==> flow/design.v <==
module decoder(
	input  [15:0] in1,
	input  [15:0] in2,
	input  [15:0] in3,
	input  [4:0] funct5,
	output reg [15:0] out1,
	output reg [15:0] out2,
	output reg [15:0] out3
);
	always @(*) begin
		case(funct5)
			5'b00000,5'b00001 : begin
				out1 <= in1;
				out2 <= 16'b0011111110000000;
				out3 <= in2;
			end
			5'b00010 : begin
				out1 <= in1;
				out2 <= in2;
				out3 <= 0;
			end
			5'b00100,5'b00101 : begin
				out1 <= in1;
				out2 <= in2;
				out3 <= in3;
			end
			default : begin
				out1 <= 0;
				out2 <= 0;
				out3 <= 0;
			end
		endcase
	end
endmodule
module mux_funct5(
	input [15:0] mult_add_sub,
	input [15:0] macc,
	input [4:0] funct5,
	output reg [15:0] result
);
  	always @(*) begin
		case(funct5)
			5'b00000,5'b00001,5'b00010,5'b00101,5'b00100 : result <= mult_add_sub;
			5'b00111 : result <= macc;
			default : result <= {16{1'b0}};
		endcase
  	end
endmodule
module bf16_fmadd_fmsub(
    input wire clk,
    input wire reset,
    input wire [15:0] in1,
    input wire [15:0] in2,
    input wire [15:0] in3,
    input wire [4:0] funct5,
    output reg [15:0] result
);
    reg [15:0] p1_reg_in3;
    reg [4:0] p1_reg_funct5;
    reg [31:0] p1_reg_exp_rm;
    reg [7:0] p1_reg_alu_in1;
    reg [7:0] p1_reg_alu_in2;
    reg p1_reg_s_rm;
    reg exc_flag;
    reg [15:0] exc_res;
    reg [31:0] exp_1;   
    reg [31:0] exp_2;   
    reg [7:0] alu_in1;   
    reg [7:0] alu_in2;   
    reg s_rm;   
    reg [15:0] p1_reg_exc_res;
    reg p1_reg_exc_flag; 
    reg [15:0] p2_reg_alu_rm;
    reg [31:0] p2_reg_exp_rm;
    reg p2_reg_s_rm;
    reg [15:0] p2_reg_exc_res;
    reg [15:0] p2_reg_in3;
    reg [4:0] p2_reg_funct5;
    reg p2_reg_exc_flag;
    reg signed [17:0] p3_reg_alu_m;
    reg signed [17:0] p3_reg_alu_m_shifted;
    reg signed [17:0] p3_reg_alu_in3;
    reg signed [17:0] p3_reg_alu_in3_shifted;
    reg signed [31:0] p3_reg_exp_3;
    reg signed [31:0] p3_reg_exp_m;
    reg p3_reg_s_m;
    reg p3_reg_s_in3;
    reg [15:0] p3_reg_exc_res;
    reg p3_reg_exc_flag;
    reg [4:0] p3_reg_funct5;
    reg signed [31:0] exp_s1;
    reg signed [31:0] exp_s2;
    reg signed [9:0] exp_rm_signed;
    reg signed [31:0] exp_m;   
    reg signed [31:0] exp_3;   
    reg signed [31:0] exp_r;   
    reg signed [17:0] alu_m;   
    reg signed [17:0] alu_in3;   
    reg signed [17:0] alu_m_shifted;   
    reg signed [17:0] alu_in3_shifted;   
    reg s_m;   
    reg s_in3;   
    reg [15:0] p4_reg_exc_res;
    reg p4_reg_exc_flag;
    reg [4:0] p4_reg_funct5;
    reg signed [31:0] p4_reg_exp_r;  
    reg signed [17:0] v_alu_m;
    reg signed [17:0] v_alu_in3;
    reg signed [17:0] p4_reg_alu_m;
    reg signed [17:0] p4_reg_alu_in3;
    reg signed [31:0] p5_reg_exp_r;
    reg [15:0] p5_reg_exc_res;
    reg p5_reg_exc_flag;
    reg signed [17:0] alu_r;
    reg s_r;  
    reg cancel_flag;  
    reg p5_reg_s_r;
    reg p5_reg_cancel_flag;
    reg [17:0] p5_reg_alu_r;
    reg p6_reg_exc_flag;
    reg p6_reg_s_r;
    reg p6_reg_cancel_flag;
    reg [15:0] p6_reg_exc_res;
    reg [17:0] p5_alu_r;
    reg [31:0] p5_exp_r;
    reg [17:0] p6_reg_alu_r;
    reg [31:0] p6_reg_exp_r;
    reg [17:0] p6_alu_r;
    reg [31:0] p6_exp_r;
    always @ (posedge clk) begin
        if (reset == 0) begin
            p1_reg_exp_rm <= 0;
            p1_reg_in3 <= 0;
            p1_reg_funct5 <= 0;
            p1_reg_alu_in1 <= 0;
            p1_reg_alu_in2 <= 0;
            p1_reg_s_rm <= 0;
            p1_reg_exc_flag <= 1;
            p1_reg_exc_res <= 0;
            p2_reg_alu_rm <= 0;
            p2_reg_exp_rm <= 0;
            p2_reg_s_rm <= 0;
            p2_reg_exc_res <= 0;
            p2_reg_in3 <= 0;
            p2_reg_funct5 <= 0;
            p2_reg_exc_flag <= 1;
            p3_reg_alu_m <= 0;
            p3_reg_alu_m_shifted <= 0;
            p3_reg_alu_in3 <= 0;
            p3_reg_alu_in3_shifted <= 0;
            p3_reg_exp_3 <= 0;
            p3_reg_exp_m <= 0;
            p3_reg_s_m <= 0;
            p3_reg_s_in3 <= 0;
            p3_reg_exc_res <= 0;
            p3_reg_exc_flag <= 1;
            p3_reg_funct5 <= 0;
            p4_reg_funct5 <= 0;
            p4_reg_exp_r <= 0;
            p4_reg_exc_res <= 0;
            p4_reg_exc_flag <= 1;
            p4_reg_alu_m <= 0;
            p4_reg_alu_in3 <= 0;
            p5_reg_exp_r <= 0;
            p5_reg_exc_res <= 0;
            p5_reg_exc_flag <= 1'b1;
            p5_reg_alu_r <= 0;
            p5_reg_s_r <= 0;
            p5_reg_cancel_flag <= 0;
            p6_reg_exc_flag <= 1;
            p6_reg_s_r <= 0;
            p6_reg_cancel_flag <= 0;
            p6_reg_exc_res <= 0;
            p6_reg_alu_r <= 0;
            p6_reg_exp_r <= 0;
        end else begin
            p1_reg_exp_rm <= (exp_1 + exp_2) - 127;  
            p1_reg_in3 <= in3;
            p1_reg_funct5 <= funct5;
            p1_reg_alu_in1 <= alu_in1;
            p1_reg_alu_in2 <= alu_in2;
            p1_reg_s_rm <= s_rm;
            p1_reg_exc_flag <= 1;
            p1_reg_exc_res <= 0;
            p1_reg_exc_flag <= exc_flag;
            p1_reg_exc_res <= exc_res;
            p2_reg_alu_rm <= p1_reg_alu_in1 * p1_reg_alu_in2;  
            p2_reg_exp_rm <= p1_reg_exp_rm;
            p2_reg_s_rm <= p1_reg_s_rm;
            p2_reg_exc_res <= p1_reg_exc_res;
            p2_reg_in3 <= p1_reg_in3;
            p2_reg_funct5 <= p1_reg_funct5;
            p2_reg_exc_flag <= p1_reg_exc_flag;
            p3_reg_alu_m <= alu_m;
            p3_reg_alu_m_shifted <= alu_m_shifted;
            p3_reg_alu_in3 <= alu_in3;
            p3_reg_alu_in3_shifted <= alu_in3_shifted;
            p3_reg_exp_3 <= exp_3;
            p3_reg_exp_m <= exp_m;
            p3_reg_s_m <= s_m;
            p3_reg_s_in3 <= s_in3;
            p3_reg_exc_res <= p2_reg_exc_res;
            p3_reg_exc_flag <= p2_reg_exc_flag;
            p3_reg_funct5 <= p2_reg_funct5;
            p4_reg_funct5 <= p3_reg_funct5;
            p4_reg_exp_r <= exp_r;
            p4_reg_exc_res <= p3_reg_exc_res;
            p4_reg_exc_flag <= p3_reg_exc_flag;
            p4_reg_alu_m <= v_alu_m;
            p4_reg_alu_in3 <= v_alu_in3;
            p5_reg_exp_r <= p4_reg_exp_r;
            p5_reg_exc_res <= p4_reg_exc_res;
            p5_reg_exc_flag <= p4_reg_exc_flag;
            p5_reg_alu_r <= alu_r;
            p5_reg_s_r <= s_r;
            p5_reg_cancel_flag <= cancel_flag;
            p6_reg_exc_flag <= p5_reg_exc_flag;
            p6_reg_s_r <= p5_reg_s_r;
            p6_reg_cancel_flag <= p5_reg_cancel_flag;
            p6_reg_exc_res <= p5_reg_exc_res;
            p6_reg_alu_r <= p5_alu_r;
            p6_reg_exp_r <= p5_exp_r;
        end
    end
    always @(*) begin
        if ((in1[14:7] == 0) || (in2[14:7] == 0)) begin
            exp_1 <= 0;
            exp_2 <= 127;
            alu_in1 <= 0;
            alu_in2 <= 0;
            s_rm <= 0;
        end else begin
            exp_1 <= in1[14:7];
            exp_2 <= in2[14:7];
            alu_in1 <= {1'b1,in1[6:0]};
            alu_in2 <= {1'b1,in2[6:0]};
            s_rm <= in1[15] ^ in2[15];
        end
    end
    always @(*) begin
        exc_flag = 1;
        exc_res = 16'b0000000000000000;
        if ((exp_1 == 255) || (exp_2 == 255) || (in3[14:7] == 8'b11111111)) begin
            if ((in1[6:0] != 0) && (exp_1 == 255)) begin
                exc_res = in1;
            end else if ((in2[6:0] != 0) && (exp_2 == 255)) begin
                exc_res = in2;
            end else if ((in3[6:0] != 0) && (in3[14:7] == 8'b11111111)) begin
                exc_res = in3;
            end else begin
                if (exp_1 == 255) begin
                    exc_res = in1;
                end else if (exp_2 == 255) begin
                    exc_res = in2;
                end else begin
                    exc_res = in3;
                end
            end
        end else begin
            exc_flag = 0;
        end
    end
    always @(*) begin
        exp_3 <= p2_reg_in3[14:7];
        exp_m <= p2_reg_exp_rm;
        exp_rm_signed = p2_reg_exp_rm;
        exp_s1 = ({2'b00,p2_reg_in3[14:7]}) - exp_rm_signed;
        exp_s2 = exp_rm_signed - ({2'b00,p2_reg_in3[14:7]});
        if (p2_reg_in3[14:7] == 0) begin
            alu_in3 <= 0;
            alu_in3_shifted <= 0;
            s_in3 <= 0;
        end else begin
            alu_in3 <= {4'b0001,p2_reg_in3[6:0],7'b0000000};
            alu_in3_shifted <= ({4'b0001,p2_reg_in3[6:0],7'b0000000}) >>> exp_s2;
            s_in3 <= p2_reg_in3[15];
        end
        if (p2_reg_alu_rm == 0) begin
            alu_m <= 0;
            alu_m_shifted <= 0;
            s_m <= 0;
        end else begin
            alu_m <= {2'b00,p2_reg_alu_rm};
            alu_m_shifted <= ({2'b00,p2_reg_alu_rm}) >>> exp_s1;
            s_m <= p2_reg_s_rm;
        end
    end
    always @(*) begin
        v_alu_m = p3_reg_alu_m;
        v_alu_in3 = p3_reg_alu_in3;
        if (p3_reg_exp_m >= p3_reg_exp_3) begin
            v_alu_in3 = p3_reg_alu_in3_shifted;
            exp_r <= p3_reg_exp_m;
        end else begin
            v_alu_m = p3_reg_alu_m_shifted;
            exp_r <= p3_reg_exp_3;
        end
        if (p3_reg_s_m == 1) begin
            v_alu_m =  -(v_alu_m);
        end else begin
            v_alu_m = v_alu_m;
        end
        if (p3_reg_s_in3 == 1) begin
            v_alu_in3 =  -(v_alu_in3);
        end else begin
            v_alu_in3 = v_alu_in3;
        end
    end
    always @(*) begin
        case (p4_reg_funct5)
            5'b00100, 5'b00000, 5'b00010 : begin
                alu_r = p4_reg_alu_m + p4_reg_alu_in3;
            end
            5'b00101,5'b00001 : begin
                alu_r = p4_reg_alu_m - p4_reg_alu_in3;
            end
            default : begin
              alu_r = 0;
            end
        endcase
        if (alu_r == 0) begin
           cancel_flag = 1;
        end else begin
           cancel_flag = 0;
        end
        s_r = 0;
        if (alu_r < 0) begin
            s_r = 1;
            alu_r = -(alu_r);
        end
    end
    always @(*) begin
        p5_alu_r = p5_reg_alu_r;
        p5_exp_r = p5_reg_exp_r;
        if (p5_alu_r[16] == 1) begin
            p5_exp_r = p5_exp_r + 2;
            p5_alu_r = p5_alu_r >> 2;
        end else if (p5_alu_r[15] == 1) begin
            p5_exp_r = p5_exp_r + 1;
            p5_alu_r = p5_alu_r >> 1;
        end else if (p5_alu_r[14] == 1) begin
           p5_alu_r = p5_alu_r << 0;
        end else if (p5_alu_r[13] == 1) begin
            p5_exp_r = p5_exp_r - 1;
            p5_alu_r = p5_alu_r << 1;
        end else if (p5_alu_r[12] == 1) begin
            p5_exp_r = p5_exp_r - 2;
            p5_alu_r = p5_alu_r << 2;
        end else if (p5_alu_r[11] == 1) begin
            p5_exp_r = p5_exp_r - 3;
            p5_alu_r = p5_alu_r << 3;
        end else if (p5_alu_r[10] == 1) begin
            p5_exp_r = p5_exp_r - 4;
            p5_alu_r = p5_alu_r << 4;
        end else if (p5_alu_r[9] == 1) begin
            p5_exp_r = p5_exp_r - 5;
            p5_alu_r = p5_alu_r << 5;
        end else if (p5_alu_r[8] == 1) begin
            p5_exp_r = p5_exp_r - 6;
            p5_alu_r = p5_alu_r << 6;
        end else if (p5_alu_r[7] == 1) begin
            p5_exp_r = p5_exp_r - 7;
            p5_alu_r = p5_alu_r << 7;
        end else if (p5_alu_r[6] == 1) begin
            p5_exp_r = p5_exp_r - 7;
            p5_alu_r = p5_alu_r << 8;
        end else if (p5_alu_r[5] == 1) begin
            p5_exp_r = p5_exp_r - 7;
            p5_alu_r = p5_alu_r << 9;
        end else if (p5_alu_r[4] == 1) begin
            p5_exp_r = p5_exp_r - 7;
            p5_alu_r = p5_alu_r << 10;
        end else if (p5_alu_r[3] == 1) begin
            p5_exp_r = p5_exp_r - 7;
            p5_alu_r = p5_alu_r << 11;
        end else if (p5_alu_r[2] == 1) begin
            p5_exp_r = p5_exp_r - 7;
            p5_alu_r = p5_alu_r << 12;
        end else if (p5_alu_r[1] == 1) begin
            p5_exp_r = p5_exp_r - 7;
            p5_alu_r = p5_alu_r << 13;
        end else if (p5_alu_r[0] == 1) begin
            p5_exp_r = p5_exp_r - 7;
            p5_alu_r = p5_alu_r << 14;
        end
    end
    always @(*) begin
        p6_alu_r = p6_reg_alu_r;
        p6_exp_r = p6_reg_exp_r;
        if (p6_alu_r[6] == 1) begin
            p6_alu_r[13:7] = (p6_alu_r[13:7]) + 1;
            if (p6_alu_r[13:7] == 0) begin
                p6_exp_r = p6_exp_r + 1;
            end
        end
        if (p6_reg_exc_flag == 1) begin
           result <= p6_reg_exc_res;
        end else if (p6_reg_cancel_flag == 1) begin
           result <= 0;
        end else if ((p6_exp_r >= 255) && (p6_reg_s_r == 0)) begin
           result <= 16'b0111111110000000;  
        end else if ((p6_exp_r >= 255) && (p6_reg_s_r == 1)) begin
           result <= 16'b1111111110000000;  
        end else if (p6_exp_r <= 0) begin
            result <= 16'b0000000000000000;  
        end else begin
            result[15] <= p6_reg_s_r;
            result[14:7] <= p6_exp_r;
            result[6:0] <= p6_alu_r[13:7];
        end
    end
endmodule
module bf16_mult_leaf
# (parameter G = 6) (
    input clk,
    input reset,
    input [15:0] in1,  
    input [15:0] in2,  
    output wire [G + 15:0] out_alu_m,  
    output reg [31:0] out_exp_m,  
    output reg out_s_m,  
    output reg out_exc_flag,  
    output reg out_err_code  
);
    reg [31:0] p1_reg_exp_m;
    reg [7:0] p1_reg_alu_in1;
    reg [7:0] p1_reg_alu_in2;
    reg p1_reg_s_m;
    reg p1_reg_exc_flag;
    reg p1_reg_err_code;
    reg [31:0] exp_1;
    reg [31:0] exp_2;
    reg [7:0] alu_in1;
    reg [7:0] alu_in2;
    reg s_m;   
    reg exc_flag;
    reg err_code;
    wire [G-1:0] guard;
    reg [15:0] s_alu_m;
    assign guard = 0;
    always @(*) begin
        if ((in1[14:7] == 0) || (in2[14:7] == 0)) begin
            exp_1 <= 0;
            exp_2 <= 0;
            alu_in1 <= 0;
            alu_in2 <= 0;
            s_m <= 0;
        end else begin
            exp_1 <= in1[14:7];
            exp_2 <= in2[14:7];
            alu_in1 <= {1'b1,in1[6:0]};
            alu_in2 <= {1'b1,in2[6:0]};
            s_m <= in1[15] ^ in2[15];
        end
    end
  always @(*) begin 
      exc_flag = 1;
      err_code = 0;
      if ((exp_1 == 255) || (exp_2 == 255)) begin
          if (in1[6:0] != 0 && exp_1 == 255 || in2[6:0] != 0 && exp_2 == 255) begin
              err_code = 1;
          end else begin
              err_code = 0;
          end
      end else begin
          exc_flag = 0;
      end
  end
  always @(posedge clk) begin
      if (reset == 0) begin
          p1_reg_exp_m <= 0;
          p1_reg_alu_in1 <= 0;
          p1_reg_alu_in2 <= 0;
          p1_reg_s_m <= 0;
          p1_reg_exc_flag <= 1;
          p1_reg_err_code <= 0;
          s_alu_m <= 0;
          out_exp_m <= 0;
          out_s_m <= 0;
          out_err_code <= 0;
          out_exc_flag <= 1;
      end else begin
          p1_reg_exp_m <= exp_1 + exp_2;  
          p1_reg_alu_in1 <= alu_in1;
          p1_reg_alu_in2 <= alu_in2;
          p1_reg_s_m <= s_m;
          p1_reg_exc_flag <= exc_flag;
          p1_reg_err_code <= err_code;
          s_alu_m <= p1_reg_alu_in1 * p1_reg_alu_in2;
          out_exp_m <= p1_reg_exp_m;
          out_s_m <= p1_reg_s_m;
          out_err_code <= p1_reg_err_code;
          out_exc_flag <= p1_reg_exc_flag;
      end
  end
  assign out_alu_m = {guard, s_alu_m};
endmodule
module bf16_add_branch
# (parameter G = 6) (
    input clk,
    input reset,
    input [G + 15:0] in1,
    input [31:0] exp_1,
    input s_in1,
    input exc_flag_1,
    input err_code_1,
    input [G + 15:0] in2,
    input [31:0] exp_2,
    input s_in2,
    input exc_flag_2,
    input err_code_2,
    output reg [G + 15:0] out_alu_r,
    output reg [31:0] out_exp_r,
    output reg out_s_r,
    output reg out_exc_flag,
    output reg out_err_code
);
    reg signed [G + 15:0] p1_reg_alu_in2;
    reg signed [G + 15:0] p1_reg_alu_in2_shifted;
    reg signed [G + 15:0] p1_reg_alu_in1;
    reg signed [G + 15:0] p1_reg_alu_in1_shifted;
    reg signed [31:0] p1_reg_exp_1;
    reg signed [31:0] p1_reg_exp_2;
    reg p1_reg_s_in2;
    reg p1_reg_s_in1;
    reg p1_reg_exc_flag;
    reg p1_reg_err_code;  
    reg signed [31:0] p2_reg_exp_r;
    reg p2_reg_exc_flag;
    reg p2_reg_err_code;
    reg signed [G + 15:0] p2_reg_alu_in1;
    reg signed [G + 15:0] p2_reg_alu_in2;
    reg signed [G + 15:0] v_alu_in1;
    reg signed [G + 15:0] v_alu_in2;
    reg signed [G + 15:0] alu_r;
    reg s_r;
    reg signed [31:0] exp_r;
    reg signed [G + 15:0] alu_in1;
    reg signed [G + 15:0] alu_in1_shifted;
    reg signed [G + 15:0] alu_in2;
    reg signed [G + 15:0] alu_in2_shifted;
    reg exc_flag;
    reg err_code;
    wire [G - 1:0] guard;  
    assign guard = 0;
    always @(*) begin
        if (exc_flag_1 == 1 || exc_flag_2 == 1) begin
            exc_flag <= 1;
            err_code <= err_code_1 | err_code_2;
        end else begin
            exc_flag <= 0;
            err_code <= 0;
        end
    end
    always @(*) begin: S1
        reg signed [31:0] exp_s1;
        reg signed [31:0] exp_s2;
        if ((exp_1 - exp_2) < 0) begin
           exp_s1 =  -(exp_1 - exp_2);
        end else begin
           exp_s1 = exp_1 - exp_2;
        end
        if ((exp_2 - exp_1) < 0) begin
            exp_s2 =  -(exp_2 - exp_1);
        end else begin
            exp_s2 = exp_2 - exp_1;
        end
        alu_in1 <= in1;
        alu_in1_shifted <= (in1) >>> exp_s2;
        alu_in2 <= in2;
        alu_in2_shifted <= (in2) >>> exp_s1;
    end
    always @(*) begin: S2
        v_alu_in1 = p1_reg_alu_in1;
        v_alu_in2 = p1_reg_alu_in2;
        if (p1_reg_exp_2 >= p1_reg_exp_1) begin
            v_alu_in1 = p1_reg_alu_in1_shifted;
            exp_r <= p1_reg_exp_2;
        end else begin
            v_alu_in2 = p1_reg_alu_in2_shifted;
            exp_r <= p1_reg_exp_1;
        end
        if (p1_reg_s_in1 == 1) begin
            v_alu_in1 =  -(v_alu_in1);
        end else begin
            v_alu_in1 = v_alu_in1;
        end
        if (p1_reg_s_in2 == 1) begin
            v_alu_in2 =  -(v_alu_in2);
        end else begin
            v_alu_in2 = v_alu_in2;
        end
    end
    always @(*) begin: S3
        reg signed [31:0] v_exp;
        v_exp = p2_reg_exp_r;
        alu_r = p2_reg_alu_in2 + p2_reg_alu_in1;
        s_r = 0;
        if (alu_r < 0) begin
            s_r = 1;
            alu_r =  -(alu_r);
        end
    end
    always @(posedge clk) begin
        if (reset == 0) begin
            p1_reg_alu_in2 <= 0;
            p1_reg_alu_in2_shifted <= 0;
            p1_reg_alu_in1 <= 0;
            p1_reg_alu_in1_shifted <= 0;
            p1_reg_exp_1 <= 0;
            p1_reg_exp_2 <= 0;
            p1_reg_s_in2 <= 0;
            p1_reg_s_in1 <= 0;
            p1_reg_exc_flag <= 1;
            p1_reg_err_code <= 0;
            p2_reg_exp_r <= 0;
            p2_reg_exc_flag <= 1;
            p2_reg_err_code <= 0;
            p2_reg_alu_in1 <= 0;
            p2_reg_alu_in2 <= 0;
            out_exp_r <= 0;
            out_exc_flag <= 1;
            out_err_code <= 0;
            out_alu_r <= 0;
            out_s_r <= 0;
        end else begin
            p1_reg_alu_in2 <= alu_in2;
            p1_reg_alu_in2_shifted <= alu_in2_shifted;
            p1_reg_alu_in1 <= alu_in1;
            p1_reg_alu_in1_shifted <= alu_in1_shifted;
            p1_reg_exp_1 <= exp_1;
            p1_reg_exp_2 <= exp_2;
            p1_reg_s_in2 <= s_in2;
            p1_reg_s_in1 <= s_in1;
            p1_reg_exc_flag <= exc_flag;
            p1_reg_err_code <= err_code;
            p2_reg_exp_r <= exp_r;
            p2_reg_exc_flag <= p1_reg_exc_flag;
            p2_reg_err_code <= p1_reg_err_code;
            p2_reg_alu_in1 <= v_alu_in1;
            p2_reg_alu_in2 <= v_alu_in2;
            out_exp_r <= p2_reg_exp_r;
            out_exc_flag <= p2_reg_exc_flag;
            out_err_code <= p2_reg_err_code;
            out_alu_r <= alu_r;
            out_s_r <= s_r;
        end
    end
endmodule
module bf16_add_root
# (parameter G = 6)(
    input clk,
    input reset,
    input [G + 15:0] in1,
    input [31:0] exp_1,
    input s_in1,
    input exc_flag_1,
    input err_code_1,
    input [G + 15:0] in2,
    input [31:0] exp_2,
    input s_in2,
    input exc_flag_2,
    input err_code_2,
    output reg [15:0] result
);
    reg signed [G + 15:0] p1_reg_alu_in2;
    reg signed [G + 15:0] p1_reg_alu_in2_shifted;
    reg signed [G + 15:0] p1_reg_alu_in1;
    reg signed [G + 15:0] p1_reg_alu_in1_shifted;
    reg signed [31:0] p1_reg_exp_1;
    reg signed [31:0] p1_reg_exp_2;
    reg p1_reg_s_in2;
    reg p1_reg_s_in1;
    reg p1_reg_exc_flag;
    reg p1_reg_err_code;  
    reg signed [31:0] p2_reg_exp_r;
    reg p2_reg_exc_flag;
    reg p2_reg_err_code;
    reg signed [G + 15:0] p2_reg_alu_in1;
    reg signed [G + 15:0] p2_reg_alu_in2; 
    reg signed [G + 15:0] v_alu_in1;
    reg signed [G + 15:0] v_alu_in2; 
    reg signed [31:0] p3_reg_exp_r;
    reg p3_reg_exc_flag;
    reg p3_reg_err_code;
    reg signed [G + 15:0] p3_reg_alu_r;
    reg p3_reg_s_r;
    reg p3_reg_cancel_flag;  
    reg p4_reg_exc_flag;
    reg p4_reg_err_code;
    reg signed [31:0] p4_reg_exp_r;
    reg signed [G + 15:0] p4_reg_alu_r;
    reg p4_reg_s_r;
    reg p4_reg_cancel_flag;
    reg signed [G + 15:0] alu_in1;
    reg signed [G + 15:0] alu_in1_shifted;
    reg signed [G + 15:0] alu_in2;
    reg signed [G + 15:0] alu_in2_shifted;
    reg exc_flag;
    reg err_code;
    wire [G - 1:0] guard;  
    reg signed [31:0] exp_r;
    reg signed [G + 15:0] alu_r;
    reg s_r;
    reg cancel_flag;
    reg signed [G + 15:0] v_alu_r;
    reg signed [31:0] v_exp_r;
    assign guard = 0;
    always @(*) begin
        if (exc_flag_1 == 1 || exc_flag_2 == 1) begin
            exc_flag <= 1;
            err_code <= err_code_1 | err_code_2;
        end else begin
            exc_flag <= 0;
            err_code <= 0;
        end
    end
  always @(*) begin: S1
      reg signed [31:0] exp_s1;
      reg signed [31:0] exp_s2;
      if((exp_1 - exp_2) < 0) begin
          exp_s1 =  -(exp_1 - exp_2);
      end else begin
          exp_s1 = exp_1 - exp_2;
      end
      if ((exp_2 - exp_1) < 0) begin
          exp_s2 =  -(exp_2 - exp_1);
      end else begin
          exp_s2 = exp_2 - exp_1;
      end
      alu_in1 <= in1;
      alu_in1_shifted <= (in1) >>> exp_s2;
      alu_in2 <= in2;
      alu_in2_shifted <= (in2) >>> exp_s1;
  end
    always @(*) begin : S2
        v_alu_in1 = p1_reg_alu_in1;
        v_alu_in2 = p1_reg_alu_in2;
        if ((p1_reg_exp_2 >= p1_reg_exp_1)) begin
            v_alu_in1 = p1_reg_alu_in1_shifted;
            exp_r <= p1_reg_exp_2;
        end else begin
            v_alu_in2 = p1_reg_alu_in2_shifted;
            exp_r <= p1_reg_exp_1;
        end
        if (p1_reg_s_in1 == 1) begin
            v_alu_in1 =  -(v_alu_in1);
        end else begin
            v_alu_in1 = v_alu_in1;
        end
        if (p1_reg_s_in2 == 1) begin
            v_alu_in2 =  -(v_alu_in2);
        end else begin
            v_alu_in2 = v_alu_in2;
        end
    end
    always @(*) begin: S3
        reg signed [31:0] v_exp;
        v_exp = p2_reg_exp_r;
        alu_r = p2_reg_alu_in2 + p2_reg_alu_in1;
        if (alu_r == {guard,16'b0000000000000000}) begin
            cancel_flag = 1;
        end else begin
            cancel_flag = 0;
        end
        s_r = 0;
        if (alu_r < 0) begin
            s_r = 1;
            alu_r =  -(alu_r);
        end
    end
    always @(*) begin
        v_alu_r = p3_reg_alu_r;
        v_exp_r = p3_reg_exp_r;
        if (v_alu_r[20] == 1) begin
            v_exp_r = v_exp_r + 6;
            v_alu_r = (v_alu_r) >> 6;
        end else if (v_alu_r[19] == 1) begin
            v_exp_r = v_exp_r + 5;
            v_alu_r = (v_alu_r) >> 5;
        end else if (v_alu_r[18] == 1) begin
            v_exp_r = v_exp_r + 4;
            v_alu_r = (v_alu_r) >> 4;
        end else if (v_alu_r[17] == 1) begin
            v_exp_r = v_exp_r + 3;
            v_alu_r = (v_alu_r) >> 3;
        end else if (v_alu_r[16] == 1) begin
            v_exp_r = v_exp_r + 2;
            v_alu_r = (v_alu_r) >> 2;
        end else if (v_alu_r[15] == 1) begin
            v_exp_r = v_exp_r + 1;
            v_alu_r = (v_alu_r) >> 1;
        end else if (v_alu_r[14] == 1) begin
            v_alu_r = (v_alu_r) << 0;
        end else if (v_alu_r[13] == 1) begin
            v_exp_r = v_exp_r - 1;
            v_alu_r = (v_alu_r) << 1;
        end else if (v_alu_r[12] == 1) begin
            v_exp_r = v_exp_r - 2;
            v_alu_r = (v_alu_r) << 2;
        end else if (v_alu_r[11] == 1) begin
            v_exp_r = v_exp_r - 3;
            v_alu_r = (v_alu_r) << 3;
        end else if (v_alu_r[10] == 1) begin
            v_exp_r = v_exp_r - 4;
            v_alu_r = (v_alu_r) << 4;
        end else if (v_alu_r[9] == 1) begin
            v_exp_r = v_exp_r - 5;
            v_alu_r = (v_alu_r) << 5;
        end else if (v_alu_r[8] == 1) begin
            v_exp_r = v_exp_r - 6;
            v_alu_r = (v_alu_r) << 6;
        end else if (v_alu_r[7] == 1) begin
            v_exp_r = v_exp_r - 7;
            v_alu_r = (v_alu_r) << 7;
        end else if (v_alu_r[6] == 1) begin
            v_exp_r = v_exp_r - 7;
            v_alu_r = (v_alu_r) << 8;
        end else if (v_alu_r[5] == 1) begin
            v_exp_r = v_exp_r - 7;
            v_alu_r = (v_alu_r) << 9;
        end else if (v_alu_r[4] == 1) begin
            v_exp_r = v_exp_r - 7;
            v_alu_r = (v_alu_r) << 10;
        end else if (v_alu_r[3] == 1) begin
            v_exp_r = v_exp_r - 7;
            v_alu_r = (v_alu_r) << 11;
        end else if (v_alu_r[2] == 1) begin
            v_exp_r = v_exp_r - 7;
            v_alu_r = (v_alu_r) << 12;
        end else if (v_alu_r[1] == 1) begin
            v_exp_r = v_exp_r - 7;
            v_alu_r = (v_alu_r) << 13;
        end else if (v_alu_r[0] == 1) begin
            v_exp_r = v_exp_r - 7;
            v_alu_r = (v_alu_r) << 14;
        end
    end
    always @(*) begin: S5
        reg signed [G + 15:0] v_alu_r;
        reg signed [31:0] v_exp_r;
        v_alu_r = p4_reg_alu_r;
        v_exp_r = p4_reg_exp_r;
        if (v_alu_r[6] == 1) begin
            v_alu_r[13:7] = v_alu_r[13:7] + 1;
            if(v_alu_r[13:7] == 0) begin
                v_exp_r = v_exp_r + 1;
            end
        end
        if (p4_reg_exc_flag == 1) begin
            if (p4_reg_err_code == 1) begin
                result <= {p4_reg_s_r,15'b111111110000001};  
            end else begin
                result <= {p4_reg_s_r,15'b111111110000000};  
            end
        end else if (p4_reg_cancel_flag == 1) begin
            result <= 0;
        end else if ((v_exp_r > 381) && p4_reg_s_r == 0) begin
            result <= 16'b0111111110000000;  
        end else if ((v_exp_r > 381) && p4_reg_s_r == 1) begin
            result <= 16'b1111111110000000;  
        end else if (v_exp_r < 128) begin
            result <= 16'b0000000000000000;  
        end else begin
            result[15] <= p4_reg_s_r;
            result[14:7] <= (v_exp_r) - 127;
            result[6:0] <= v_alu_r[13:7];
        end
    end
    always @(posedge clk) begin
        if (reset == 0) begin
            p1_reg_alu_in2 <= 0;
            p1_reg_alu_in2_shifted <= 0;
            p1_reg_alu_in1 <= 0;
            p1_reg_alu_in1_shifted <= 0;
            p1_reg_exp_1 <= 0;
            p1_reg_exp_2 <= 0;
            p1_reg_s_in2 <= 0;
            p1_reg_s_in1 <= 0;
            p1_reg_exc_flag <= 1;
            p1_reg_err_code <= 0;
            p2_reg_exp_r <= 0;
            p2_reg_exc_flag <= 1;
            p2_reg_err_code <= 0;
            p2_reg_alu_in1 <= 0;
            p2_reg_alu_in2 <= 0;
            p3_reg_exp_r <= 0;
            p3_reg_exc_flag <= 1;
            p3_reg_err_code <= 0;
            p3_reg_alu_r <= 0;
            p3_reg_s_r <= 0;
            p3_reg_cancel_flag <= 0;
            p4_reg_exc_flag <= 1;
            p4_reg_err_code <= 0;
            p4_reg_s_r <= 0;
            p4_reg_cancel_flag <= 0;
            p4_reg_alu_r <= 0;
            p4_reg_exp_r <= 0;
        end else begin
            p1_reg_alu_in2 <= alu_in2;
            p1_reg_alu_in2_shifted <= alu_in2_shifted;
            p1_reg_alu_in1 <= alu_in1;
            p1_reg_alu_in1_shifted <= alu_in1_shifted;
            p1_reg_exp_1 <= exp_1;
            p1_reg_exp_2 <= exp_2;
            p1_reg_s_in2 <= s_in2;
            p1_reg_s_in1 <= s_in1;
            p1_reg_exc_flag <= exc_flag;
            p1_reg_err_code <= err_code;
            p2_reg_exp_r <= exp_r;
            p2_reg_exc_flag <= p1_reg_exc_flag;
            p2_reg_err_code <= p1_reg_err_code;
            p2_reg_alu_in1 <= v_alu_in1;
            p2_reg_alu_in2 <= v_alu_in2;
            p3_reg_exp_r <= p2_reg_exp_r;
            p3_reg_exc_flag <= p2_reg_exc_flag;
            p3_reg_err_code <= p2_reg_err_code;
            p3_reg_alu_r <= alu_r;
            p3_reg_s_r <= s_r;
            p3_reg_cancel_flag <= cancel_flag;
            p4_reg_exc_flag <= p3_reg_exc_flag;
            p4_reg_err_code <= p3_reg_err_code;
            p4_reg_s_r <= p3_reg_s_r;
            p4_reg_cancel_flag <= p3_reg_cancel_flag;
            p4_reg_alu_r <= v_alu_r;
            p4_reg_exp_r <= v_exp_r;
        end
    end
endmodule
module bf16_SIMD_MACC
# (parameter G = 6) (
    input clk,
    input reset,
    input [15:0] in1,
    input [15:0] in2,
    input  [15:0] in3,
    input  [15:0] in4,
    input  [15:0] in5,
    input  [15:0] in6,
    input  [15:0] in7,
    input  [15:0] in8,
    input  [15:0] in9,
    input  [15:0] in10,
    input  [15:0] in11,
    input  [15:0] in12,
    input  [15:0] in13,
    input  [15:0] in14,
    input  [15:0] in15,
    input  [15:0] in16,
    input  [15:0] in17,
    input  [15:0] in18,
    output wire [15:0] result
);
    wire [G + 15:0] m1_alu_m;
    wire [31:0] m1_exp_m;
    wire m1_s_m;
    wire m1_exc_flag;
    wire m1_err_code;
    wire [G + 15:0] m2_alu_m;
    wire [31:0] m2_exp_m;
    wire m2_s_m;
    wire m2_exc_flag;
    wire m2_err_code;
    wire [G + 15:0] m3_alu_m;
    wire [31:0] m3_exp_m;
    wire m3_s_m;
    wire m3_exc_flag;
    wire m3_err_code;
    wire [G + 15:0] m4_alu_m;
    wire [31:0] m4_exp_m;
    wire m4_s_m;
    wire m4_exc_flag;
    wire m4_err_code;
    wire [G + 15:0] m5_alu_m;
    wire [31:0] m5_exp_m;
    wire m5_s_m;
    wire m5_exc_flag;
    wire m5_err_code;
    wire [G + 15:0] m6_alu_m;
    wire [31:0] m6_exp_m;
    wire m6_s_m;
    wire m6_exc_flag;
    wire m6_err_code;
    wire [G + 15:0] m7_alu_m;
    wire [31:0] m7_exp_m;
    wire m7_s_m;
    wire m7_exc_flag;
    wire m7_err_code;
    wire [G + 15:0] m8_alu_m;
    wire [31:0] m8_exp_m;
    wire m8_s_m;
    wire m8_exc_flag;
    wire m8_err_code;
    wire [G + 15:0] m9_alu_m;
    wire [31:0] m9_exp_m;
    wire m9_s_m;
    wire m9_exc_flag;
    wire m9_err_code;
    wire [G + 15:0] a1_alu_r;
    wire [31:0] a1_exp_r;
    wire a1_s_r;
    wire a1_exc_flag;
    wire a1_err_code;
    wire [G + 15:0] a2_alu_r;
    wire [31:0] a2_exp_r;
    wire a2_s_r;
    wire a2_exc_flag;
    wire a2_err_code;
    wire [G + 15:0] a3_alu_r;
    wire [31:0] a3_exp_r;
    wire a3_s_r;
    wire a3_exc_flag;
    wire a3_err_code;
    wire [G + 15:0] a4_alu_r;
    wire [31:0] a4_exp_r;
    wire a4_s_r;
    wire a4_exc_flag;
    wire a4_err_code;
    wire [G + 15:0] a5_alu_r;
    wire [31:0] a5_exp_r;
    wire a5_s_r;
    wire a5_exc_flag;
    wire a5_err_code;
    wire [G + 15:0] a6_alu_r;
    wire [31:0] a6_exp_r;
    wire a6_s_r;
    wire a6_exc_flag;
    wire a6_err_code;
    wire [G + 15:0] a7_alu_r;
    wire [31:0] a7_exp_r;
    wire a7_s_r;
    wire a7_exc_flag;
    wire a7_err_code;
    reg [15:0] p1_in17;
    reg [15:0] p1_in18;
    reg [15:0] p2_in17;
    reg [15:0] p2_in18;
    reg [15:0] p3_in17;
    reg [15:0] p3_in18;
    reg [15:0] p4_in17;
    reg [15:0] p4_in18;
    reg [15:0] p5_in17;
    reg [15:0] p5_in18;
    reg [15:0] p6_in17;
    reg [15:0] p6_in18;
    reg [15:0] p7_in17;
    reg [15:0] p7_in18;
    reg [15:0] p8_in17;
    reg [15:0] p8_in18;
    reg [15:0] p9_in17;
    reg [15:0] p9_in18;
    wire [15:0] in17_m;
    wire [15:0] in18_m;
    always @ (posedge clk) begin
        if (reset == 0) begin
            p1_in17 <= 0;
            p1_in18 <= 0;
            p2_in17 <= 0;
            p2_in18 <= 0;
            p3_in17 <= 0;
            p3_in18 <= 0;
            p4_in17 <= 0;
            p4_in18 <= 0;
            p5_in17 <= 0;
            p5_in18 <= 0;
            p6_in17 <= 0;
            p6_in18 <= 0;
            p7_in17 <= 0;
            p7_in18 <= 0;
            p8_in17 <= 0;
            p8_in18 <= 0;
            p9_in17 <= 0;
            p9_in18 <= 0;
        end else begin
            p1_in17 <= in17;
            p1_in18 <= in18;
            p2_in17 <= p1_in17;
            p2_in18 <= p1_in18;
            p3_in17 <= p2_in17;
            p3_in18 <= p2_in18;
            p4_in17 <= p3_in17;
            p4_in18 <= p3_in18;
            p5_in17 <= p4_in17;
            p5_in18 <= p4_in18;
            p6_in17 <= p5_in17;
            p6_in18 <= p5_in18;
            p7_in17 <= p6_in17;
            p7_in18 <= p6_in18;
            p8_in17 <= p7_in17;
            p8_in18 <= p7_in18;
            p9_in17 <= p8_in17;
            p9_in18 <= p8_in18;
        end
    end
    assign in17_m = p9_in17;
    assign in18_m = p9_in18;
    bf16_mult_leaf MULT1(
        .clk(clk),
        .reset(reset),
        .in1(in1),
        .in2(in2),
        .out_alu_m(m1_alu_m),
        .out_exp_m(m1_exp_m),
        .out_s_m(m1_s_m),
        .out_exc_flag(m1_exc_flag),
        .out_err_code(m1_err_code));
    bf16_mult_leaf MULT2(
        .clk(clk),
        .reset(reset),
        .in1(in3),
        .in2(in4),
        .out_alu_m(m2_alu_m),
        .out_exp_m(m2_exp_m),
        .out_s_m(m2_s_m),
        .out_exc_flag(m2_exc_flag),
        .out_err_code(m2_err_code));
    bf16_mult_leaf MULT3(
        .clk(clk),
        .reset(reset),
        .in1(in5),
        .in2(in6),
        .out_alu_m(m3_alu_m),
        .out_exp_m(m3_exp_m),
        .out_s_m(m3_s_m),
        .out_exc_flag(m3_exc_flag),
        .out_err_code(m3_err_code));
    bf16_mult_leaf MULT4(
        .clk(clk),
        .reset(reset),
        .in1(in7),
        .in2(in8),
        .out_alu_m(m4_alu_m),
        .out_exp_m(m4_exp_m),
        .out_s_m(m4_s_m),
        .out_exc_flag(m4_exc_flag),
        .out_err_code(m4_err_code));
    bf16_mult_leaf MULT5(
        .clk(clk),
        .reset(reset),
        .in1(in9),
        .in2(in10),
        .out_alu_m(m5_alu_m),
        .out_exp_m(m5_exp_m),
        .out_s_m(m5_s_m),
        .out_exc_flag(m5_exc_flag),
        .out_err_code(m5_err_code));
    bf16_mult_leaf MULT6(
        .clk(clk),
        .reset(reset),
        .in1(in11),
        .in2(in12),
        .out_alu_m(m6_alu_m),
        .out_exp_m(m6_exp_m),
        .out_s_m(m6_s_m),
        .out_exc_flag(m6_exc_flag),
        .out_err_code(m6_err_code));
    bf16_mult_leaf MULT7(
        .clk(clk),
        .reset(reset),
        .in1(in13),
        .in2(in14),
        .out_alu_m(m7_alu_m),
        .out_exp_m(m7_exp_m),
        .out_s_m(m7_s_m),
        .out_exc_flag(m7_exc_flag),
        .out_err_code(m7_err_code));
    bf16_mult_leaf MULT8(
        .clk(clk),
        .reset(reset),
        .in1(in15),
        .in2(in16),
        .out_alu_m(m8_alu_m),
        .out_exp_m(m8_exp_m),
        .out_s_m(m8_s_m),
        .out_exc_flag(m8_exc_flag),
        .out_err_code(m8_err_code));
    bf16_mult_leaf MULT9(
        .clk(clk),
        .reset(reset),
        .in1(in17_m),
        .in2(in18_m),
        .out_alu_m(m9_alu_m),
        .out_exp_m(m9_exp_m),
        .out_s_m(m9_s_m),
        .out_exc_flag(m9_exc_flag),
        .out_err_code(m9_err_code));
    bf16_add_branch ADD1(
        .clk(clk),
        .reset(reset),
        .in1(m1_alu_m),
        .exp_1(m1_exp_m),
        .s_in1(m1_s_m),
        .exc_flag_1(m1_exc_flag),
        .err_code_1(m1_err_code),
        .in2(m2_alu_m),
        .exp_2(m2_exp_m),
        .s_in2(m2_s_m),
        .exc_flag_2(m2_exc_flag),
        .err_code_2(m2_err_code),
        .out_alu_r(a1_alu_r),
        .out_exp_r(a1_exp_r),
        .out_s_r(a1_s_r),
        .out_exc_flag(a1_exc_flag),
        .out_err_code(a1_err_code));
    bf16_add_branch ADD2(
        .clk(clk),
        .reset(reset),
        .in1(m3_alu_m),
        .exp_1(m3_exp_m),
        .s_in1(m3_s_m),
        .exc_flag_1(m3_exc_flag),
        .err_code_1(m3_err_code),
        .in2(m4_alu_m),
        .exp_2(m4_exp_m),
        .s_in2(m4_s_m),
        .exc_flag_2(m4_exc_flag),
        .err_code_2(m4_err_code),
        .out_alu_r(a2_alu_r),
        .out_exp_r(a2_exp_r),
        .out_s_r(a2_s_r),
        .out_exc_flag(a2_exc_flag),
        .out_err_code(a2_err_code));
    bf16_add_branch ADD3(
        .clk(clk),
        .reset(reset),
        .in1(m5_alu_m),
        .exp_1(m5_exp_m),
        .s_in1(m5_s_m),
        .exc_flag_1(m5_exc_flag),
        .err_code_1(m5_err_code),
        .in2(m6_alu_m),
        .exp_2(m6_exp_m),
        .s_in2(m6_s_m),
        .exc_flag_2(m6_exc_flag),
        .err_code_2(m6_err_code),
        .out_alu_r(a3_alu_r),
        .out_exp_r(a3_exp_r),
        .out_s_r(a3_s_r),
        .out_exc_flag(a3_exc_flag),
        .out_err_code(a3_err_code));
    bf16_add_branch ADD4(
        .clk(clk),
        .reset(reset),
        .in1(m7_alu_m),
        .exp_1(m7_exp_m),
        .s_in1(m7_s_m),
        .exc_flag_1(m7_exc_flag),
        .err_code_1(m7_err_code),
        .in2(m8_alu_m),
        .exp_2(m8_exp_m),
        .s_in2(m8_s_m),
        .exc_flag_2(m8_exc_flag),
        .err_code_2(m8_err_code),
        .out_alu_r(a4_alu_r),
        .out_exp_r(a4_exp_r),
        .out_s_r(a4_s_r),
        .out_exc_flag(a4_exc_flag),
        .out_err_code(a4_err_code));
    bf16_add_branch ADD5(
        .clk(clk),
        .reset(reset),
        .in1(a1_alu_r),
        .exp_1(a1_exp_r),
        .s_in1(a1_s_r),
        .exc_flag_1(a1_exc_flag),
        .err_code_1(a1_err_code),
        .in2(a2_alu_r),
        .exp_2(a2_exp_r),
        .s_in2(a2_s_r),
        .exc_flag_2(a2_exc_flag),
        .err_code_2(a2_err_code),
        .out_alu_r(a5_alu_r),
        .out_exp_r(a5_exp_r),
        .out_s_r(a5_s_r),
        .out_exc_flag(a5_exc_flag),
        .out_err_code(a5_err_code));
    bf16_add_branch ADD6(
        .clk(clk),
        .reset(reset),
        .in1(a3_alu_r),
        .exp_1(a3_exp_r),
        .s_in1(a3_s_r),
        .exc_flag_1(a3_exc_flag),
        .err_code_1(a3_err_code),
        .in2(a4_alu_r),
        .exp_2(a4_exp_r),
        .s_in2(a4_s_r),
        .exc_flag_2(a4_exc_flag),
        .err_code_2(a4_err_code),
        .out_alu_r(a6_alu_r),
        .out_exp_r(a6_exp_r),
        .out_s_r(a6_s_r),
        .out_exc_flag(a6_exc_flag),
        .out_err_code(a6_err_code));
    bf16_add_branch ADD7(
        .clk(clk),
        .reset(reset),
        .in1(a5_alu_r),
        .exp_1(a5_exp_r),
        .s_in1(a5_s_r),
        .exc_flag_1(a5_exc_flag),
        .err_code_1(a5_err_code),
        .in2(a6_alu_r),
        .exp_2(a6_exp_r),
        .s_in2(a6_s_r),
        .exc_flag_2(a6_exc_flag),
        .err_code_2(a6_err_code),
        .out_alu_r(a7_alu_r),
        .out_exp_r(a7_exp_r),
        .out_s_r(a7_s_r),
        .out_exc_flag(a7_exc_flag),
        .out_err_code(a7_err_code));
    bf16_add_root ROOT(
        .clk(clk),
        .reset(reset),
        .in1(a7_alu_r),
        .exp_1(a7_exp_r),
        .s_in1(a7_s_r),
        .exc_flag_1(a7_exc_flag),
        .err_code_1(a7_err_code),
        .in2(m9_alu_m),
        .exp_2(m9_exp_m),
        .s_in2(m9_s_m),
        .exc_flag_2(m9_exc_flag),
        .err_code_2(m9_err_code),
        .result(result));
endmodule
module bf16_unit
# (parameter G = 6) (
    input  clk,
    input  reset,
    input  [15:0] in1,
    input  [15:0] in2,
    input  [15:0] in3,
    input  [15:0] in4,
    input  [15:0] in5,
    input  [15:0] in6,
    input  [15:0] in7,
    input  [15:0] in8,
    input  [15:0] in9,
    input  [15:0] in10,
    input  [15:0] in11,
    input  [15:0] in12,
    input  [15:0] in13,
    input  [15:0] in14,
    input  [15:0] in15,
    input  [15:0] in16,
    input  [15:0] in17,
    input  [15:0] in18,
    input  [4:0] funct5,
    output wire [15:0] result
);
    reg [4:0] p1_funct5;
    reg [4:0] p2_funct5;
    reg [4:0] p3_funct5;
    reg [4:0] p4_funct5;
    reg [4:0] p5_funct5;
    reg [4:0] p6_funct5;
    reg [4:0] p7_funct5;
    reg [4:0] p8_funct5;
    reg [4:0] p9_funct5;
    reg [4:0] p10_funct5;
    reg [4:0] p11_funct5;
    reg [4:0] p12_funct5;
    reg [4:0] p13_funct5;
    reg [4:0] p14_funct5;
    reg [4:0] p15_funct5;
    reg [15:0] p1_in1;
    reg [15:0] p1_in2;
    reg [15:0] p1_in3;
    reg [15:0] p2_in1;
    reg [15:0] p2_in2;
    reg [15:0] p2_in3;
    reg [15:0] p3_in1;
    reg [15:0] p3_in2;
    reg [15:0] p3_in3;
    reg [15:0] p4_in1;
    reg [15:0] p4_in2;
    reg [15:0] p4_in3;
    reg [15:0] p5_in1;
    reg [15:0] p5_in2;
    reg [15:0] p5_in3;
    reg [15:0] p6_in1;
    reg [15:0] p6_in2;
    reg [15:0] p6_in3;
    reg [15:0] p7_in1;
    reg [15:0] p7_in2;
    reg [15:0] p7_in3; 
    reg [15:0] p8_in1;
    reg [15:0] p8_in2;
    reg [15:0] p8_in3; 
    reg [15:0] p9_in1;
    reg [15:0] p9_in2;
    reg [15:0] p9_in3; 
    wire [15:0] mux_mult_add_sub;
    wire [15:0] mux_macc;
    wire [15:0] s_in1;
    wire [15:0] s_in2;
    wire [15:0] s_in3;
    bf16_SIMD_MACC bf16_SIMD(
      .clk(clk),
      .reset(reset),
      .in1(in1),
      .in2(in2),
      .in3(in3),
      .in4(in4),
      .in5(in5),
      .in6(in6),
      .in7(in7),
      .in8(in8),
      .in9(in9),
      .in10(in10),
      .in11(in11),
      .in12(in12),
      .in13(in13),
      .in14(in14),
      .in15(in15),
      .in16(in16),
      .in17(in17),
      .in18(in18),
      .result(mux_macc));
    decoder dec(
      .in1(p9_in1),
      .in2(p9_in2),
      .in3(p9_in3),
      .funct5(p9_funct5),
      .out1(s_in1),
      .out2(s_in2),
      .out3(s_in3));
    bf16_fmadd_fmsub fmadd_fmsub(
      .clk(clk),
      .reset(reset),
      .in1(s_in1),
      .in2(s_in2),
      .in3(s_in3),
      .funct5(p9_funct5),
      .result(mux_mult_add_sub));
    mux_funct5 mux(
      .mult_add_sub(mux_mult_add_sub),
      .macc(mux_macc),
      .funct5(p15_funct5),
      .result(result));
    always @(posedge clk) begin
        if (reset == 0) begin
            p1_funct5 <= 0;
            p2_funct5 <= 0;
            p3_funct5 <= 0;
            p4_funct5 <= 0;
            p5_funct5 <= 0;
            p6_funct5 <= 0;
            p7_funct5 <= 0;
            p8_funct5 <= 0;
            p9_funct5 <= 0;
            p10_funct5 <= 0;
            p11_funct5 <= 0;
            p12_funct5 <= 0;
            p13_funct5 <= 0;
            p14_funct5 <= 0;
            p15_funct5 <= 0;
            p1_in1 <= 0;
            p1_in2 <= 0;
            p1_in3 <= 0;
            p2_in1 <= 0;
            p2_in2 <= 0;
            p2_in3 <= 0;
            p3_in1 <= 0;
            p3_in2 <= 0;
            p3_in3 <= 0;
            p4_in1 <= 0;
            p4_in2 <= 0;
            p4_in3 <= 0;
            p5_in1 <= 0;
            p5_in2 <= 0;
            p5_in3 <= 0;
            p6_in1 <= 0;
            p6_in2 <= 0;
            p6_in3 <= 0;
            p7_in1 <= 0;
            p7_in2 <= 0;
            p7_in3 <= 0;
            p8_in1 <= 0;
            p8_in2 <= 0;
            p8_in3 <= 0;
            p9_in1 <= 0;
            p9_in2 <= 0;
            p9_in3 <= 0;
        end else begin
            p1_funct5 <= funct5;
            p2_funct5 <= p1_funct5;
            p3_funct5 <= p2_funct5;
            p4_funct5 <= p3_funct5;
            p5_funct5 <= p4_funct5;
            p6_funct5 <= p5_funct5;
            p7_funct5 <= p6_funct5;
            p8_funct5 <= p7_funct5;
            p9_funct5 <= p8_funct5;
            p10_funct5 <= p9_funct5;
            p11_funct5 <= p10_funct5;
            p12_funct5 <= p11_funct5;
            p13_funct5 <= p12_funct5;
            p14_funct5 <= p13_funct5;
            p15_funct5 <= p14_funct5;
            p1_in1 <= in1;
            p1_in2 <= in2;
            p1_in3 <= in3;
            p2_in1 <= p1_in1;
            p2_in2 <= p1_in2;
            p2_in3 <= p1_in3;
            p3_in1 <= p2_in1;
            p3_in2 <= p2_in2;
            p3_in3 <= p2_in3;
            p4_in1 <= p3_in1;
            p4_in2 <= p3_in2;
            p4_in3 <= p3_in3;
            p5_in1 <= p4_in1;
            p5_in2 <= p4_in2;
            p5_in3 <= p4_in3;
            p6_in1 <= p5_in1;
            p6_in2 <= p5_in2;
            p6_in3 <= p5_in3;
            p7_in1 <= p6_in1;
            p7_in2 <= p6_in2;
            p7_in3 <= p6_in3;
            p8_in1 <= p7_in1;
            p8_in2 <= p7_in2;
            p8_in3 <= p7_in3;
            p9_in1 <= p8_in1;
            p9_in2 <= p8_in2;
            p9_in3 <= p8_in3;
        end
    end
endmodule
### Step by step through the tools: bf16_unit

What the tools print for bf16_unit, step after step.
Line numbers count from 1 in the design file above.
Not given: n/a

| inputs | value |
|---|---|
| top module | bf16_unit |
| clock | clk |
| standard-cell library | sky130hd |
| corner | tt_025C_1v80 |

### Elaborated design

Source: Yosys, flattened and elaborated, memories not mapped. Widths are those after wreduce. Registers that Yosys merges into a memory's read port (data or address) are not register bits. Print and check cells do not count. Equal cells are merged and count once.

| cells by class | value |
|---|---|
| multipliers | 10 |
| div/mod/pow operators | 0 |
| shifts and indexed selects | 18 |
| add/subtract/negate cells | 109 |
| muxes and demuxes | 270 |
| reduce/logical cells | 151 |
| eq/ne operators | 34 |
| bitwise operators | 21 |
| magnitude comparators | 38 |

Operators with widths:

| operator | count |
|---|---|
| 32-bit two-way mux | 66 |
| 8-bit by 8-bit multiplier with 16-bit output | 10 |
| 22-bit two-way mux | 40 |
| 32-bit by 8-bit equality test with 1-bit output (second input constant) | 18 |
| 22-bit negator | 24 |
| 32-bit by 1-bit < comparator with 1-bit output (second input constant) | 16 |
| 32-bit subtractor | 16 |
| 32-bit negator | 16 |
| 14-bit two-way mux | 36 |
| 8-bit two-way mux | 51 |
| 16-bit by 32-bit >>> shifter with 22-bit output | 9 |
| 32-bit adder | 9 |
| 32-bit greater-or-equal comparator | 8 |
| 22-bit by 32-bit >>> shifter with 22-bit output | 7 |
| 32-bit by 3-bit subtractor with 32-bit output (second input constant) | 6 |
| 22-bit by 1-bit < comparator with 1-bit output (second input constant) | 8 |
| 22-bit adder | 8 |
| 8-bit logical NOT | 21 |
| 7-bit nonzero test | 21 |
| 32-bit by 4-bit subtractor with 32-bit output (second input constant) | 4 |
| 32-bit by 2-bit adder with 32-bit output (second input constant) | 3 |
| 32-bit by 2-bit subtractor with 32-bit output (second input constant) | 3 |
| 32-bit by 4-bit adder with 32-bit output (second input constant) | 3 |
| 16-bit parallel mux with 2-bit select | 3 |
| 16-bit two-way mux | 6 |
| 7-bit two-way mux | 12 |
| 18-bit two-way mux | 4 |
| 32-bit by 1-bit adder with 32-bit output (second input constant) | 2 |

Other operator kinds: 42; their cells: 221.

| word-level totals | value |
|---|---|
| clocked read ports x word width | 0 |
| bits in latches | 0 |
| ROM bits | 0 |
| flip-flop bits (word level) | 4551 |
| elaborated cells | 1040 |
| memories kept | 0 |
| output and inout bits | 16 |
| RAM bits | 0 |

### Longest topological paths

Depth = most cells in a row (Yosys ltp): at word level without a register or memory, in the mapped netlist without a sequential cell, where the memories' decode and read muxes count.

| depth | value |
|---|---|
| depth in word-level cells | 22 |
| ABC_AREA | 0 |
| gate-level depth with buffers | 22 |
| gate-level depth less buffers | 20 |

### Synthesis result

The flow's flattened synthesis, as Yosys stat reports it; memories are mapped. The netlist is that of the ABC_AREA named above (0 if unset); the other value can give another one.

| mapped netlist | value |
|---|---|
| buffer cells | 892 |
| flip-flop cells | 3218 |
| mapped cells | 18780 |
| synthesis area | 165785.3 um^2 |

Cell types:

| type | count | total area (um^2) |
|---|---|---|
| sky130_fd_sc_hd__dfxtp_1 | 3218 | 6.44E+04 |
| sky130_fd_sc_hd__and2_1 | 2117 | 1.32E+04 |
| sky130_fd_sc_hd__ha_1 | 936 | 1.17E+04 |
| sky130_fd_sc_hd__fa_1 | 413 | 8267.93 |
| sky130_fd_sc_hd__nor2_1 | 1838 | 6.9E+03 |
| sky130_fd_sc_hd__mux2i_1 | 658 | 6.59E+03 |
| sky130_fd_sc_hd__nand2_1 | 1400 | 5255.04 |
| sky130_fd_sc_hd__a21oi_1 | 958 | 4.79E+03 |
| sky130_fd_sc_hd__xnor2_1 | 543 | 4.76E+03 |
| sky130_fd_sc_hd__inv_1 | 1038 | 3.9E+03 |
| sky130_fd_sc_hd__o21ai_0 | 718 | 3.59E+03 |
| sky130_fd_sc_hd__clkbuf_1 | 800 | 3002.88 |
| sky130_fd_sc_hd__nor3_1 | 565 | 2.83E+03 |
| sky130_fd_sc_hd__xor2_1 | 266 | 2.33E+03 |
| sky130_fd_sc_hd__a211oi_1 | 225 | 1689.12 |
| sky130_fd_sc_hd__and3_1 | 259 | 1.62E+03 |
| sky130_fd_sc_hd__mux2_2 | 122 | 1.37E+03 |
| sky130_fd_sc_hd__a21o_1 | 175 | 1313.76 |

Not listed: further types 78, cells in them 2531.
The figures by module come from a second, unflattened synthesis with its own total; it is not the netlist above.

| unflattened totals | value |
|---|---|
| cells (unflattened synthesis) | 27185 |
| area (unflattened synthesis) | 236194.0 um^2 |

Rows give one instance, submodules left out.

By module:

| module | cells | times used | sequential area (um^2) | area (um^2) |
|---|---|---|---|---|
| bf16_add_branch | 2151 | 7 | 5825.6 | 18064.8 |
| bf16_mult_leaf | 455 | 9 | 1101.1 | 4282.9 |
| bf16_add_root | 3523 | 1 | 6706.4 | 25862.3 |
| bf16_fmadd_fmsub | 2711 | 1 | 8588.2 | 22973.3 |
| bf16_unit | 1070 | 1 | 10149.7 | 13774.5 |
| bf16_SIMD_MACC | 607 | 1 | 5765.5 | 7719.9 |
| decoder | 100 | 1 | 0.0 | 645.6 |
| mux_funct5 | 22 | 1 | 0.0 | 219.0 |

### Timing after synthesis

Path of least setup slack by OpenSTA after synthesis, without wires, with an ideal clock, recovery checks aside; 20% of the period is set as input and as output delay. Where synthesis merged equal registers, the netlist keeps one of their names.

| path post-synthesis | value |
|---|---|
| kind | reg2out |
| start point | reg fmadd_fmsub.p6_reg_alu_r[7] |
| end point | out result[6] |
| data required time | 7.200 ns |
| external output delay | 1.800 ns |
| stages | 14 |
| data arrival time | 3.287 ns |
| path delay | 3.287 ns |
| buffers on the path | 2 |
| clock period | 9.0 ns |
| setup slack | 3.913 ns |
| synthesis period reached | 5.087 ns |

"path delay" is the arrival time less input delay plus setup time.
A path that ends at an output port has no setup time.
"stages": output pins that drive a net of the path, with the launching flip-flop's if there is one; two outputs of one cell count as two.
"synthesis period reached" is the clock period less the worst setup slack; recovery checks do not enter. This is arithmetic on one report: input and output delays are still those of the set period (20% each).
The rows between start and end are the longest chain of elaborated cells between them; the timing report does not say that the signal goes this way. Where chains are equally long, one stands for them.
A line is the first line of the expression or statement that the cell stems from. Yosys adds cells for indexed reads and writes and turns some case tables into memories.

| between the ends, post-synthesis | value |
|---|---|
| cells stage by stage | sky130_fd_sc_hd__dfxtp_1 -> sky130_fd_sc_hd__ha_1 -> sky130_fd_sc_hd__and3_1 -> sky130_fd_sc_hd__xnor2_1 -> sky130_fd_sc_hd__o2111ai_1 -> sky130_fd_sc_hd__clkbuf_1 -> sky130_fd_sc_hd__nor3_1 -> sky130_fd_sc_hd__xor2_1 -> sky130_fd_sc_hd__nor3_1 -> sky130_fd_sc_hd__a21oi_1 -> sky130_fd_sc_hd__a211oi_1 -> sky130_fd_sc_hd__and4_1 -> sky130_fd_sc_hd__buf_2 -> sky130_fd_sc_hd__a221o_1 |
| length of the longest elaborated chain | 11 |
| elaborated cells between the ends (all ways) | 15 |
| those cells by class | 1 x add/sub; 2 x compare; 9 x mux; 3 x reduce/logical |

RTL lines, path post-synthesis:

| element | line | source |
|---|---|---|
| start: declaration | 126 | `reg [17:0] p6_reg_alu_r;` |
| start: assignment | 174 | `p6_reg_alu_r <= 0;` |
| start: assignment | 221 | `p6_reg_alu_r <= p5_alu_r;` |
| 7-bit by 1-bit adder with 7-bit output | 391 | `p6_alu_r[13:7] = (p6_alu_r[13:7]) + 1;` |
| 7-bit logical NOT | 392 | `if (p6_alu_r[13:7] == 0) begin` |
| 32-bit two-way mux | 392 |  |
| 32-bit two-way mux | 390 | `if (p6_alu_r[6] == 1) begin` |
| 32-bit by 1-bit less-or-equal comparator with 1-bit output | 404 | `end else if (p6_exp_r <= 0) begin` |
| 7-bit two-way mux | 404 |  |
| 7-bit two-way mux | 402 | `end else if ((p6_exp_r >= 255) && (p6_reg_s_r == 1)) begin` |
| 7-bit two-way mux | 400 | `end else if ((p6_exp_r >= 255) && (p6_reg_s_r == 0)) begin` |
| 7-bit two-way mux | 398 | `end else if (p6_reg_cancel_flag == 1) begin` |
| 7-bit two-way mux | 396 | `if (p6_reg_exc_flag == 1) begin` |
| 16-bit parallel mux with 2-bit select | 42 | `case(funct5)` |
| end: declaration | 1351 | `output wire [15:0] result` |

### Timing after layout

Path of least setup slack in the final report of run 1 (OpenROAD, finished layout, wires in). Where an end is a register, its clock arrival counts in the times.

| path post-layout | value |
|---|---|
| kind | reg2out |
| start point | reg fmadd_fmsub.p6_reg_alu_r[7] |
| end point | out result[2] |
| setup slack | 5.48 ns |
| data required time | 11.04 ns |
| buffers on the path | 1 |
| stages | 13 |
| external output delay | 2.76 ns |
| data arrival time | 5.56 ns |
| clock period | 13.8 ns |

The rows between start and end are the longest chain of elaborated cells between them; the timing report does not say that the signal goes this way. Where chains are equally long, one stands for them.

| between the ends, post-layout | value |
|---|---|
| cells stage by stage | sky130_fd_sc_hd__dfxtp_1 -> sky130_fd_sc_hd__ha_1 -> sky130_fd_sc_hd__nand2_1 -> sky130_fd_sc_hd__o31ai_1 -> sky130_fd_sc_hd__nand4_1 -> sky130_fd_sc_hd__or4_1 -> sky130_fd_sc_hd__o21ai_0 -> sky130_fd_sc_hd__a31o_2 -> sky130_fd_sc_hd__nand4_1 -> sky130_fd_sc_hd__a2111oi_4 -> sky130_fd_sc_hd__and4_1 -> sky130_fd_sc_hd__a221o_1 -> sky130_fd_sc_hd__clkdlybuf4s50_1 |
| length of the longest elaborated chain | 11 |
| elaborated cells between the ends (all ways) | 15 |
| those cells by class | 1 x add/sub; 2 x compare; 9 x mux; 3 x reduce/logical |

RTL lines, path post-layout:

| element | line | source |
|---|---|---|
| start: declaration | 126 | `reg [17:0] p6_reg_alu_r;` |
| start: assignment | 174 | `p6_reg_alu_r <= 0;` |
| start: assignment | 221 | `p6_reg_alu_r <= p5_alu_r;` |
| 7-bit by 1-bit adder with 7-bit output | 391 | `p6_alu_r[13:7] = (p6_alu_r[13:7]) + 1;` |
| 7-bit logical NOT | 392 | `if (p6_alu_r[13:7] == 0) begin` |
| 32-bit two-way mux | 392 |  |
| 32-bit two-way mux | 390 | `if (p6_alu_r[6] == 1) begin` |
| 32-bit by 1-bit less-or-equal comparator with 1-bit output | 404 | `end else if (p6_exp_r <= 0) begin` |
| 7-bit two-way mux | 404 |  |
| 7-bit two-way mux | 402 | `end else if ((p6_exp_r >= 255) && (p6_reg_s_r == 1)) begin` |
| 7-bit two-way mux | 400 | `end else if ((p6_exp_r >= 255) && (p6_reg_s_r == 0)) begin` |
| 7-bit two-way mux | 398 | `end else if (p6_reg_cancel_flag == 1) begin` |
| 7-bit two-way mux | 396 | `if (p6_reg_exc_flag == 1) begin` |
| 16-bit parallel mux with 2-bit select | 42 | `case(funct5)` |
| end: declaration | 1351 | `output wire [15:0] result` |

# Flow runs of bf16_unit

Measured data: module bf16_unit, platform sky130hd, 4 stored runs of the flow under differing settings, order arbitrary. Input and output delays are each 20% of the period that was set; the output load is 0.01 pF.
By "critical path time" is meant the share of the clock period that the worst setup path is allowed (20% is reserved at inputs, 20% at outputs), minus its slack. Clock arrival times at its registers enter into it.
By "total power after layout" is meant OpenSTA's value without simulated activity: inputs other than the clock are taken to toggle once in ten clock periods, and the tool carries that through the logic.

#### Run 1

| setting | value |
|---|---|
| ABC_AREA | `0` |
| CAP_MARGIN | `25` |
| CORE_ASPECT_RATIO | `1.08` |
| CORE_UTILIZATION | `42` |
| CTS_CLUSTER_DIAMETER | `80` |
| CTS_CLUSTER_SIZE | `22` |
| GPL_ROUTABILITY_DRIVEN | `1` |
| HOLD_SLACK_MARGIN | `0.18` |
| PLACE_DENSITY | `0.4` |
| SETUP_SLACK_MARGIN | `-0.64` |
| period_ns | `13.8` |
| CORE_MARGIN | `2` |
| SLEW_MARGIN | `20` |

| result | value |
|---|---|
| total power after layout | 0.01937 W |
| setup total negative slack | 0.000 ns |
| critical path time | 5.56 ns |
| class of the worst setup path | reg2out |
| synthesis area | 165785.3 um^2 |
| standard-cell area after layout | 179960.0 um^2 |
| full die area | 399772.0 um^2 |
| worst setup slack after layout | 5.481 ns |

#### Run 2

| setting | value |
|---|---|
| ABC_AREA | `1` |
| CAP_MARGIN | `35` |
| CELL_PAD_IN_SITES_DETAIL_PLACEMENT | `2` |
| CORE_ASPECT_RATIO | `0.67` |
| CORE_MARGIN | `9` |
| CORE_UTILIZATION | `23` |
| CTS_CLUSTER_SIZE | `26` |
| GPL_ROUTABILITY_DRIVEN | `0` |
| HOLD_SLACK_MARGIN | `0.25` |
| MIN_ROUTING_LAYER | `met2` |
| PLACE_DENSITY | `0.6` |
| SETUP_SLACK_MARGIN | `1.85` |
| TNS_END_PERCENT | `70` |
| period_ns | `9.0` |
| SLEW_MARGIN | `20` |

Stopped before the end: routing reported GRT-0116.

#### Run 3

| setting | value |
|---|---|
| ABC_AREA | `1` |
| CAP_MARGIN | `25` |
| CELL_PAD_IN_SITES_DETAIL_PLACEMENT | `0` |
| CELL_PAD_IN_SITES_GLOBAL_PLACEMENT | `2` |
| CORE_ASPECT_RATIO | `1.08` |
| CORE_MARGIN | `10` |
| CORE_UTILIZATION | `51` |
| CTS_CLUSTER_DIAMETER | `80` |
| CTS_CLUSTER_SIZE | `22` |
| GPL_ROUTABILITY_DRIVEN | `1` |
| GPL_TIMING_DRIVEN | `0` |
| HOLD_SLACK_MARGIN | `0.18` |
| MAX_ROUTING_LAYER | `met5` |
| MIN_ROUTING_LAYER | `met2` |
| PLACE_DENSITY | `0.85` |
| SLEW_MARGIN | `30` |
| TNS_END_PERCENT | `75` |
| period_ns | `13.8` |

Stopped before the end: placement reported GPL-0301.

#### Run 4

| setting | value |
|---|---|
| CORE_UTILIZATION | `45` |
| PLACE_DENSITY | `0.6` |
| period_ns | `7.67` |
| CAP_MARGIN | `20` |
| CORE_MARGIN | `2` |
| SLEW_MARGIN | `20` |

| result | value |
|---|---|
| worst setup slack after layout | 0.544 ns |
| full die area | 373284.0 um^2 |
| synthesis area | 165785.3 um^2 |
| total power after layout | 0.040231 W |
| standard-cell area after layout | 184761.0 um^2 |
| critical path time | 5.59 ns |
| class of the worst setup path | reg2out |
| setup total negative slack | 0.000 ns |
